==> flow/design.v <==
module convolve #(parameter KERNEL_SIZE = 9,
                  parameter DATA_WIDTH  = 8,
                  parameter KDATA_WIDTH = 8,
                  parameter ACTIVATION  = "RELU")
(
   input  logic                   clk,
   input  logic                   rst,
   input  logic                   en_convolve,
   input  logic [0:KERNEL_SIZE-1] [DATA_WIDTH-1:0] image,
   input  logic [0:KERNEL_SIZE-1][KDATA_WIDTH-1:0] kernel,  
   output logic  [DATA_WIDTH-1:0] feature_map,
   output logic                   feature_out
);
function [DATA_WIDTH-1:0] activation;
   input [DATA_WIDTH+KDATA_WIDTH+$clog2(KERNEL_SIZE)-1:0] weighted_inputs;
   begin
      case(ACTIVATION)
         "RELU": begin
            if (weighted_inputs[DATA_WIDTH+KDATA_WIDTH+$clog2(KERNEL_SIZE)-1]) activation = 0;  
            else activation = weighted_inputs[DATA_WIDTH+KDATA_WIDTH-2-1:KDATA_WIDTH-2];      
         end
         "SIGNUM": begin
            if (weighted_inputs[DATA_WIDTH+KDATA_WIDTH+$clog2(KERNEL_SIZE)-1]) activation = 0;  
            else activation = {DATA_WIDTH{1'b1}};
         end
         default: activation = 'h0;
      endcase
   end
endfunction
function [KDATA_WIDTH-1:0] twos_compl;
   input [KDATA_WIDTH-1:0] kernel;
   twos_compl = (~kernel) + 1;
endfunction
logic en_convolve_q;
logic [0:KERNEL_SIZE-1][DATA_WIDTH+KDATA_WIDTH-1:0] feat_mult_c;
logic [0:KERNEL_SIZE-1][DATA_WIDTH+KDATA_WIDTH-1:0] feat_mult_q;
logic [DATA_WIDTH+KDATA_WIDTH+$clog2(KERNEL_SIZE)-1:0] feature_map_c;
logic [0:KERNEL_SIZE-1][KDATA_WIDTH-1:0] kernel_abs;
always_comb begin
   for (int i=0;i<KERNEL_SIZE; i=i+1) begin
      kernel_abs[i] = kernel[i][KDATA_WIDTH-1] ? twos_compl(kernel[i]) : kernel[i];  
   end
end
always_comb begin
   feat_mult_c = 'h0;
   for (int i=0; i<KERNEL_SIZE; i=i+1) begin
      feat_mult_c[i][DATA_WIDTH+KDATA_WIDTH-1]     = kernel[i][KDATA_WIDTH-1];                 
      feat_mult_c[i][DATA_WIDTH+KDATA_WIDTH-2:0]   = image[i]*kernel_abs[i][KDATA_WIDTH-2:0];  
   end
end
always_comb begin
   feature_map_c = 'h0;
   for (int i=0; i<KERNEL_SIZE; i=i+1) begin
      feature_map_c = feat_mult_q[i][DATA_WIDTH+KDATA_WIDTH-1] ? feature_map_c - feat_mult_q[i][DATA_WIDTH+KDATA_WIDTH-2:0]:  
                                                                 feature_map_c + feat_mult_q[i][DATA_WIDTH+KDATA_WIDTH-2:0];   
   end
end
always_ff@(posedge clk) begin
   en_convolve_q <= en_convolve;
end
always_ff@(posedge clk, negedge rst) begin
   if (~rst) begin
      feat_mult_q <= 'h0;
      feature_map <= 'h0;
      feature_out <= 1'b0;
   end
   else begin
      if (en_convolve) begin
         feat_mult_q <= feat_mult_c;
      end
      if (en_convolve_q) begin
         feature_map <= activation(feature_map_c);  
         feature_out <= 1'b1;
      end else begin
         feature_map <= 'h0;
         feature_out <= 1'b0;
      end
   end
end
endmodule
module conv_layer # (parameter KERNEL_SIZE = 3,
                     parameter IMGCOL      = 8,
                     parameter IMGROW      = 8,
                     parameter DATA_WIDTH  = 8,
                     parameter KDATA_WIDTH = 8,
                     parameter ACTIVATION  = "RELU")
(
   input  logic                   clk,
   input  logic                   rst,
   input  logic [0:IMGROW-1][0:IMGCOL-1][DATA_WIDTH-1:0]  image,
   input  logic [0:KERNEL_SIZE-1][0:KERNEL_SIZE-1][KDATA_WIDTH-1:0] kernel,   
   output logic [0:IMGROW-KERNEL_SIZE][0:IMGCOL-KERNEL_SIZE][DATA_WIDTH-1:0]  conv_out,
   output logic                   layer_done_out
);
localparam PAD_SIZE = (KERNEL_SIZE-1)/2;
logic [0:KERNEL_SIZE*KERNEL_SIZE-1][DATA_WIDTH-1:0]  img_window;
logic [0:KERNEL_SIZE*KERNEL_SIZE-1][KDATA_WIDTH-1:0] ker_window;
logic [$clog2(IMGCOL)-1:0] col;
logic [$clog2(IMGROW+1)-1:0] row;
logic [$clog2(IMGCOL-KERNEL_SIZE):0] out_col;
logic [$clog2(IMGROW-KERNEL_SIZE):0] out_row;
logic en_convolve, layer_conv_done, feature_out;
logic [DATA_WIDTH-1:0]  activated_feature;
always_ff@(posedge clk or negedge rst) begin
   if (~rst) begin
      row <= 'h0;
      col <= 'h0;
      layer_conv_done <= 1'b0;
   end
   else begin
      if (row == IMGROW) begin
         row <= 'h0;
         col <= 'h0;
         layer_conv_done <= 1'b1;
      end else if (col==IMGCOL-1) begin
         row <= row+'h1;
         col <= 'h0;
      end else begin
         col <= col+'h1;
         layer_conv_done <= 1'b0;
      end
   end
end
assign layer_done_out = layer_conv_done;
always_comb begin
   for (int i=0; i<KERNEL_SIZE; i=i+1) begin  
      for (int j=0; j<KERNEL_SIZE; j=j+1) begin   
         ker_window[i*KERNEL_SIZE+j] = kernel[i][j];
      end
   end
end
always_ff@(posedge clk or negedge rst) begin
   if (~rst) begin
      img_window  <= 'h0;
      en_convolve <= 1'b0;
   end else begin
      if (row>PAD_SIZE-1 && row<IMGROW-PAD_SIZE &&   
          col>PAD_SIZE-1 && col<IMGCOL-PAD_SIZE)    
      begin
         en_convolve <= 1'b1;
         for (int i=0; i<KERNEL_SIZE; i=i+1) begin  
            for (int j=0; j<KERNEL_SIZE; j=j+1) begin   
               img_window[i*KERNEL_SIZE+j] <= image[row-PAD_SIZE+i][col-PAD_SIZE+j];
            end
         end
      end else begin
         en_convolve <= 1'b0;
         img_window  <= 'h0;
      end
   end
end
convolve #(
   .KERNEL_SIZE (KERNEL_SIZE*KERNEL_SIZE),
   .DATA_WIDTH  (DATA_WIDTH),
   .KDATA_WIDTH (KDATA_WIDTH),
   .ACTIVATION  (ACTIVATION)
) u_convolve (
   .clk          (clk),
   .rst          (rst),
   .en_convolve  (en_convolve),
   .image        (img_window),
   .kernel       (ker_window),
   .feature_map  (activated_feature),
   .feature_out  (feature_out)
);
always_ff@(posedge clk or negedge rst) begin
   if (~rst) begin
      out_row <= 'h0;
      out_col <= 'h0;
   end
   else if (feature_out || layer_conv_done) begin
      if (out_row == IMGROW-KERNEL_SIZE+1 || layer_conv_done) begin
         out_row <= 'h0;
         out_col <= 'h0;
      end else if (out_col==IMGCOL-KERNEL_SIZE) begin
         out_row <= out_row+'h1;
         out_col <= 'h0;
      end else begin
         out_col <= out_col+'h1;
      end
   end
end
always_ff@(posedge clk or negedge rst) begin
   if (~rst) begin
      conv_out <= 'h0;
   end else if (out_row <= IMGROW-KERNEL_SIZE && out_col <= IMGCOL-KERNEL_SIZE) begin
      conv_out[out_row][out_col] <= activated_feature;
   end
end
endmodule
module conv_top (
   input  logic         clk,
   input  logic         rst,
   input  logic [511:0] image,
   input  logic [71:0]  kernel,
   output logic [287:0] conv_out,
   output logic         layer_done_out
);
logic [0:7][0:7][7:0] image_a;
logic [0:2][0:2][7:0] kernel_a;
logic [0:5][0:5][7:0] conv_out_a;
always_comb begin
   for (int r=0; r<8; r++)
      for (int c=0; c<8; c++)
         image_a[r][c] = image[(r*8+c)*8 +: 8];
   for (int i=0; i<3; i++)
      for (int j=0; j<3; j++)
         kernel_a[i][j] = kernel[(i*3+j)*8 +: 8];
   for (int r=0; r<6; r++)
      for (int c=0; c<6; c++)
         conv_out[(r*6+c)*8 +: 8] = conv_out_a[r][c];
end
conv_layer #(
   .KERNEL_SIZE (3),
   .IMGCOL      (8),
   .IMGROW      (8),
   .DATA_WIDTH  (8),
   .KDATA_WIDTH (8),
   .ACTIVATION  ("RELU")
) u_conv_layer (
   .clk            (clk),
   .rst            (rst),
   .image          (image_a),
   .kernel         (kernel_a),
   .conv_out       (conv_out_a),
   .layer_done_out (layer_done_out)
);
endmodule
### Reports on conv_top

Tool output for the design above, in the order of the flow.
Lines are those of the file above, counted from 1.
A cell with n/a has no value.

* design top: conv_top
* clock input: clk
* standard-cell library: sky130hd
* corner: tt_025C_1v80

### Word level

Source: Yosys, flattened and elaborated, memories not mapped. Widths are those after wreduce. Registers that Yosys merges into a memory's read port (data or address) are not register bits. Print and check cells do not count. Equal cells are merged and count once.

* $add $sub $neg: 55
* multipliers: 10
* order comparisons: 6
* equality and inequality tests: 5
* shift-type cells: 11
* mux-type cells: 41
* bitwise operators: 12
* reductions and logical operators: 9

Operators by type and width (count)
* variable part select 512 x 32 -> 8 bit: 9
* multiplier 8 x 7 -> 15 bit: 9
* adder 32 bit: 10
* bitwise AND 288 bit: 1
* OR 288 bit: 1
* inverter 288 bit: 1
* variable shift 8 x 33 -> 288 bit: 1
* variable shift 8 x 33 -> 288 bit (first input constant): 1
* two-way mux 20 bit: 9
* adder 20 x 15 -> 20 bit: 8
* subtractor 20 x 15 -> 20 bit: 8
* two-way mux 8 bit: 11
* subtractor 3 x 29 -> 29 bit (first input constant): 3
* subtractor 3 x 26 -> 26 bit (first input constant): 3
* multiplier 32 x 2 -> 28 bit (second input constant): 1
* adder 7 x 1 -> 7 bit (second input constant): 9
* inverter 7 bit: 9
* two-way mux 7 bit: 9
* negation 32 -> 33 bit: 1
* adder 29 x 1 -> 29 bit (second input constant): 1
* adder 29 x 2 -> 29 bit (second input constant): 1
* adder 26 x 1 -> 26 bit (second input constant): 1
* adder 26 x 2 -> 26 bit (second input constant): 1
* two-way mux 4 bit: 6
* subtractor 1 x 15 -> 16 bit (first input constant): 1
* adder 4 x 1 -> 4 bit (second input constant): 3
* subtractor 3 x 4 -> 5 bit (first input constant): 2
* less-or-equal comparator 4 x 3 -> 1 bit (second input constant): 2

Not listed: further kinds 17, cells in them 27.

* flip-flop bits (word level): 531
* input port bits: 586
* output and inout bits: 289
* word-level cells: 161

### Logic depth

Yosys ltp: most cells in a row. Word level: on the elaborated netlist, between registers, memories and ports. Mapped: between sequential cells and ports; inverters and the memories' decode and read muxes count.

* depth in word-level cells: 20
* ABC_AREA: 1
* gate-level depth with buffers: 62

### Mapped cells and area

Yosys stat after the flow's synthesis: flattened, memories mapped to cells. It holds for the ABC_AREA given above (unset counts as 0); a run with the other value may have another netlist.
The area totals of this step are shown rounded.

Cells by type
* sky130_fd_sc_hd__dfrtp_1: count 530, total area 1.33E+04 um^2
* sky130_fd_sc_hd__nand2_1: count 2581, total area 9.69E+03 um^2
* sky130_fd_sc_hd__ha_1: count 529, total area 6.62E+03 um^2
* sky130_fd_sc_hd__fa_1: count 281, total area 5.63E+03 um^2
* sky130_fd_sc_hd__inv_1: count 1496, total area 5.62E+03 um^2
* sky130_fd_sc_hd__o21ai_0: count 936, total area 4.68E+03 um^2
* sky130_fd_sc_hd__a21oi_1: count 586, total area 2.93E+03 um^2
* sky130_fd_sc_hd__nor2_1: count 613, total area 2.3E+03 um^2
* sky130_fd_sc_hd__xor2_1: count 255, total area 2.23E+03 um^2
* sky130_fd_sc_hd__nand4_1: count 331, total area 2.07E+03 um^2
* sky130_fd_sc_hd__clkbuf_1: count 395, total area 1.48E+03 um^2
* sky130_fd_sc_hd__nand3_1: count 292, total area 1.46E+03 um^2
* sky130_fd_sc_hd__o211ai_1: count 137, total area 1.03E+03 um^2
* sky130_fd_sc_hd__xnor2_1: count 115, total area 1.01E+03 um^2
* sky130_fd_sc_hd__mux2i_1: count 59, total area 590.566 um^2
* sky130_fd_sc_hd__or2_2: count 67, total area 419.152 um^2
* sky130_fd_sc_hd__nor3_1: count 74, total area 370.355 um^2
* sky130_fd_sc_hd__a31oi_1: count 51, total area 319.056 um^2

Other cell types: 45; their cells: 530.

* mapped cells: 9858
* synthesis area: 65500 um^2
* area of sequential cells: 13300 um^2
* flip-flop cells: 531

### Worst setup path after synthesis

Source: OpenSTA report_checks on the synthesized netlist (no wires, ideal clock, input and output delay 20% of the period each), path of least setup slack; recovery checks are left aside. Register names are those of the netlist, which keeps one name where synthesis merged equal registers.

* kind: register to register
* start point: reg u_conv_layer.u_convolve.feat_mult_q
* end point: reg u_conv_layer.u_convolve.feature_map[0]
* clock period: 11.0 ns
* library setup time: 0.079 ns
* launch time at the first pin: 0.000 ns
* arrival time: 9.340 ns
* slack: 1.581 ns
* path delay: 9.419 ns
* stages: 55
* buffers on the path: 1
* synthesis period reached: 9.419 ns

"path delay" is the arrival time less input delay plus setup time.
"stages" counts driving pins, that of a launching flip-flop among them; a cell with two outputs on the path counts twice.
"synthesis period reached" is the clock period less the worst setup slack; recovery checks do not enter. This is arithmetic on one report: input and output delays are still those of the set period (20% each).
Where an end lacks its bit number, it is one bit of the signal, or one of the new flip-flops if synthesis recoded a state register.
The rows between start and end are the longest chain of elaborated cells between them; the timing report does not say that the signal goes this way. Where chains are equally long, one stands for them.
A line is the first line of the expression or statement that the cell stems from. Yosys adds cells for indexed reads and writes and turns some case tables into memories.
At most two assigning lines are given for a register; there are more.

* cells stage by stage: sky130_fd_sc_hd__dfrtp_1 sky130_fd_sc_hd__clkbuf_1 sky130_fd_sc_hd__clkinv_1 sky130_fd_sc_hd__or2_2 sky130_fd_sc_hd__o21ai_0 sky130_fd_sc_hd__inv_1 sky130_fd_sc_hd__ha_1 sky130_fd_sc_hd__nand3_1 sky130_fd_sc_hd__nand2_1 sky130_fd_sc_hd__xor2_1 sky130_fd_sc_hd__ha_1 sky130_fd_sc_hd__nand2_1 sky130_fd_sc_hd__nand2_1 sky130_fd_sc_hd__a31oi_1 sky130_fd_sc_hd__o21ai_0 sky130_fd_sc_hd__xor2_1 sky130_fd_sc_hd__ha_1 sky130_fd_sc_hd__a21oi_1 (+19 left out) sky130_fd_sc_hd__nand3_1 sky130_fd_sc_hd__nand2_1 sky130_fd_sc_hd__xor2_1 sky130_fd_sc_hd__ha_1 sky130_fd_sc_hd__a21oi_1 sky130_fd_sc_hd__o21ai_0 sky130_fd_sc_hd__a21oi_1 sky130_fd_sc_hd__nor2_1 sky130_fd_sc_hd__o21ai_0 sky130_fd_sc_hd__nand2_1 sky130_fd_sc_hd__xor2_1 sky130_fd_sc_hd__ha_1 sky130_fd_sc_hd__nand4_1 sky130_fd_sc_hd__o41ai_1 sky130_fd_sc_hd__xnor2_1 sky130_fd_sc_hd__xnor2_1 sky130_fd_sc_hd__nand3_1 sky130_fd_sc_hd__a21oi_1
* length of the longest elaborated chain: 19

RTL lines, path after synthesis
* start: declaration: line 36 `logic [0:KERNEL_SIZE-1][DATA_WIDTH+KDATA_WIDTH-1:0] feat_mult_q;`
* start: assignment: line 63 `feat_mult_q <= 'h0;`
* start: assignment: line 69 `feat_mult_q <= feat_mult_c;`
* two-way mux 20 bit: line 54 `feature_map_c = feat_mult_q[i][DATA_WIDTH+KDATA_WIDTH-1] ? feature_map_c - feat_mult_q[i][DATA_WIDTH+KDATA_WID ...`
* adder 20 x 15 -> 20 bit: line 55 `feature_map_c + feat_mult_q[i][DATA_WIDTH+KDATA_WIDTH-2:0];`
* two-way mux 20 bit: line 54
* adder 20 x 15 -> 20 bit: line 55
* two-way mux 20 bit: line 54
* adder 20 x 15 -> 20 bit: line 55
* two-way mux 20 bit: line 54
* (+5 left out)
* two-way mux 20 bit: line 54
* adder 20 x 15 -> 20 bit: line 55
* two-way mux 20 bit: line 54
* adder 20 x 15 -> 20 bit: line 55
* two-way mux 20 bit: line 54
* two-way mux 8 bit: line 19 `if (weighted_inputs[DATA_WIDTH+KDATA_WIDTH+$clog2(KERNEL_SIZE)-1]) activation = 0;`
* two-way mux 8 bit: line 71 `if (en_convolve_q) begin`
* end: assignment: line 72 `feature_map <= activation(feature_map_c);`
* end: assignment: line 75 `feature_map <= 'h0;`
* end: declaration: line 11 `output logic  [DATA_WIDTH-1:0] feature_map,`

### Path in the finished layout

From the final timing report of run A: the path of least setup slack in the routed layout; clock arrival at registers is part of the times.

* kind: register to register
* start point: reg u_conv_layer.u_convolve.feat_mult_q
* end point: reg u_conv_layer.u_convolve.feature_map[0]
* clock period: 10.3 ns
* library setup time: 0.08 ns
* launch time at the first pin: 0.67 ns
* arrival time: 10.19 ns
* slack: 0.66 ns
* stages: 55
* buffers on the path: 4

Where an end lacks its bit number, it is one bit of the signal, or one of the new flip-flops if synthesis recoded a state register.
The rows between start and end are the longest chain of elaborated cells between them; the timing report does not say that the signal goes this way. Where chains are equally long, one stands for them.
At most two assigning lines are given for a register; there are more.

* cells stage by stage: sky130_fd_sc_hd__dfrtp_1 sky130_fd_sc_hd__inv_2 sky130_fd_sc_hd__ha_4 sky130_fd_sc_hd__or2_4 sky130_fd_sc_hd__o21ai_4 sky130_fd_sc_hd__buf_6 sky130_fd_sc_hd__fa_2 sky130_fd_sc_hd__xnor2_2 sky130_fd_sc_hd__ha_4 sky130_fd_sc_hd__a21oi_2 sky130_fd_sc_hd__nand2_2 sky130_fd_sc_hd__xor2_2 sky130_fd_sc_hd__ha_1 sky130_fd_sc_hd__a21oi_1 sky130_fd_sc_hd__nand2_1 sky130_fd_sc_hd__a21oi_2 sky130_fd_sc_hd__o21bai_2 sky130_fd_sc_hd__xor2_1 (+19 left out) sky130_fd_sc_hd__buf_4 sky130_fd_sc_hd__xor2_1 sky130_fd_sc_hd__ha_1 sky130_fd_sc_hd__buf_4 sky130_fd_sc_hd__nand2_1 sky130_fd_sc_hd__nor2_1 sky130_fd_sc_hd__a21oi_2 sky130_fd_sc_hd__nor2_1 sky130_fd_sc_hd__o21ai_1 sky130_fd_sc_hd__nand2_1 sky130_fd_sc_hd__xor2_1 sky130_fd_sc_hd__ha_1 sky130_fd_sc_hd__nand4_1 sky130_fd_sc_hd__o41ai_2 sky130_fd_sc_hd__xnor2_1 sky130_fd_sc_hd__xnor2_1 sky130_fd_sc_hd__nand3_2 sky130_fd_sc_hd__a21oi_2
* length of the longest elaborated chain: 20

RTL lines, path after layout
* start: declaration: line 36 `logic [0:KERNEL_SIZE-1][DATA_WIDTH+KDATA_WIDTH-1:0] feat_mult_q;`
* start: assignment: line 63 `feat_mult_q <= 'h0;`
* start: assignment: line 69 `feat_mult_q <= feat_mult_c;`
* subtractor 1 x 15 -> 16 bit: line 54 `feature_map_c = feat_mult_q[i][DATA_WIDTH+KDATA_WIDTH-1] ? feature_map_c - feat_mult_q[i][DATA_WIDTH+KDATA_WID ...`
* two-way mux 20 bit: line 54
* adder 20 x 15 -> 20 bit: line 55 `feature_map_c + feat_mult_q[i][DATA_WIDTH+KDATA_WIDTH-2:0];`
* two-way mux 20 bit: line 54
* adder 20 x 15 -> 20 bit: line 55
* two-way mux 20 bit: line 54
* adder 20 x 15 -> 20 bit: line 55
* (+6 left out)
* two-way mux 20 bit: line 54
* adder 20 x 15 -> 20 bit: line 55
* two-way mux 20 bit: line 54
* adder 20 x 15 -> 20 bit: line 55
* two-way mux 20 bit: line 54
* two-way mux 8 bit: line 19 `if (weighted_inputs[DATA_WIDTH+KDATA_WIDTH+$clog2(KERNEL_SIZE)-1]) activation = 0;`
* two-way mux 8 bit: line 71 `if (en_convolve_q) begin`
* end: assignment: line 72 `feature_map <= activation(feature_map_c);`
* end: assignment: line 75 `feature_map <= 'h0;`
* end: declaration: line 11 `output logic  [DATA_WIDTH-1:0] feature_map,`

Add stored flow runs of conv_top

Measured results for conv_top: 3 stored runs of the Yosys and OpenROAD flow on sky130hd. The settings differ; the order carries no meaning. The constraints put input and output delay at 20% of the set period each and load the outputs with 0.01 pF.
"period reached" = clock period - worst setup slack. The figure is calculated, with input and output delays left at 20% of the set period.
"worst path time" means the part of the period allowed to the worst setup path (the constraints hold back 20% at inputs and 20% at outputs) less its slack; where the path has registers, the arrival times of their clocks count too.
Results are given in rounded form.

### Run A

Settings: `ABC_AREA=1`, `CORE_UTILIZATION=56`, `CTS_CLUSTER_SIZE=98`, `HOLD_SLACK_MARGIN=-0.09`, `PLACE_DENSITY_LB_ADDON=0.02`, `SETUP_SLACK_MARGIN=0.55`, `period_ns=10.3`, `CAP_MARGIN=20`, `CORE_MARGIN=2`, `SLEW_MARGIN=20`

- Total die area: 120000 um^2
- Std-cell area (final layout): 78700 um^2
- Period reached: 9.644 ns
- Yosys chip area after synthesis: 65500 um^2
- Setup total negative slack: 0.000 ns
- Final worst hold slack: 0.482 ns
- Worst path time: 9.64 ns
- Kind of the worst setup path: register to register
- Setup slack of the worst path: 0.656 ns
- Utilization in the final report: 67.8%

### Run B

Settings: `ABC_AREA=1`, `CAP_MARGIN=5`, `CELL_PAD_IN_SITES_DETAIL_PLACEMENT=0`, `CELL_PAD_IN_SITES_GLOBAL_PLACEMENT=1`, `CORE_MARGIN=8`, `CORE_UTILIZATION=21`, `CTS_CLUSTER_DIAMETER=107`, `GPL_TIMING_DRIVEN=0`, `HOLD_SLACK_MARGIN=0.15`, `SLEW_MARGIN=25`, `TNS_END_PERCENT=65`, `period_ns=7.13`

- Yosys chip area after synthesis: 65500 um^2
- Period reached: 9.625 ns
- Worst path time: 9.62 ns
- Kind of the worst setup path: register to register
- Std-cell area (final layout): 85600 um^2
- Setup total negative slack: -19.9 ns
- Total die area: 330000 um^2
- Utilization in the final report: 27.5%
- Setup slack of the worst path: -2.49 ns
- Final worst hold slack: 0.477 ns

### Run C

Settings: `ABC_AREA=1`, `CELL_PAD_IN_SITES_GLOBAL_PLACEMENT=3`, `CORE_MARGIN=4`, `CORE_UTILIZATION=37`, `CTS_CLUSTER_SIZE=24`, `GPL_ROUTABILITY_DRIVEN=0`, `PLACE_DENSITY_LB_ADDON=0.13`, `SETUP_SLACK_MARGIN=3.59`, `period_ns=15.7`, `CAP_MARGIN=20`, `SLEW_MARGIN=20`

- Final worst hold slack: 0.480 ns
- Total die area: 184000 um^2
- Setup total negative slack: 0.000 ns
- Setup slack of the worst path: 4.97 ns
- Yosys chip area after synthesis: 65500 um^2
- Std-cell area (final layout): 78700 um^2
- Worst path time: 10.73 ns
- Kind of the worst setup path: register to register
- Period reached: 10.726 ns
- Utilization in the final report: 44.7%
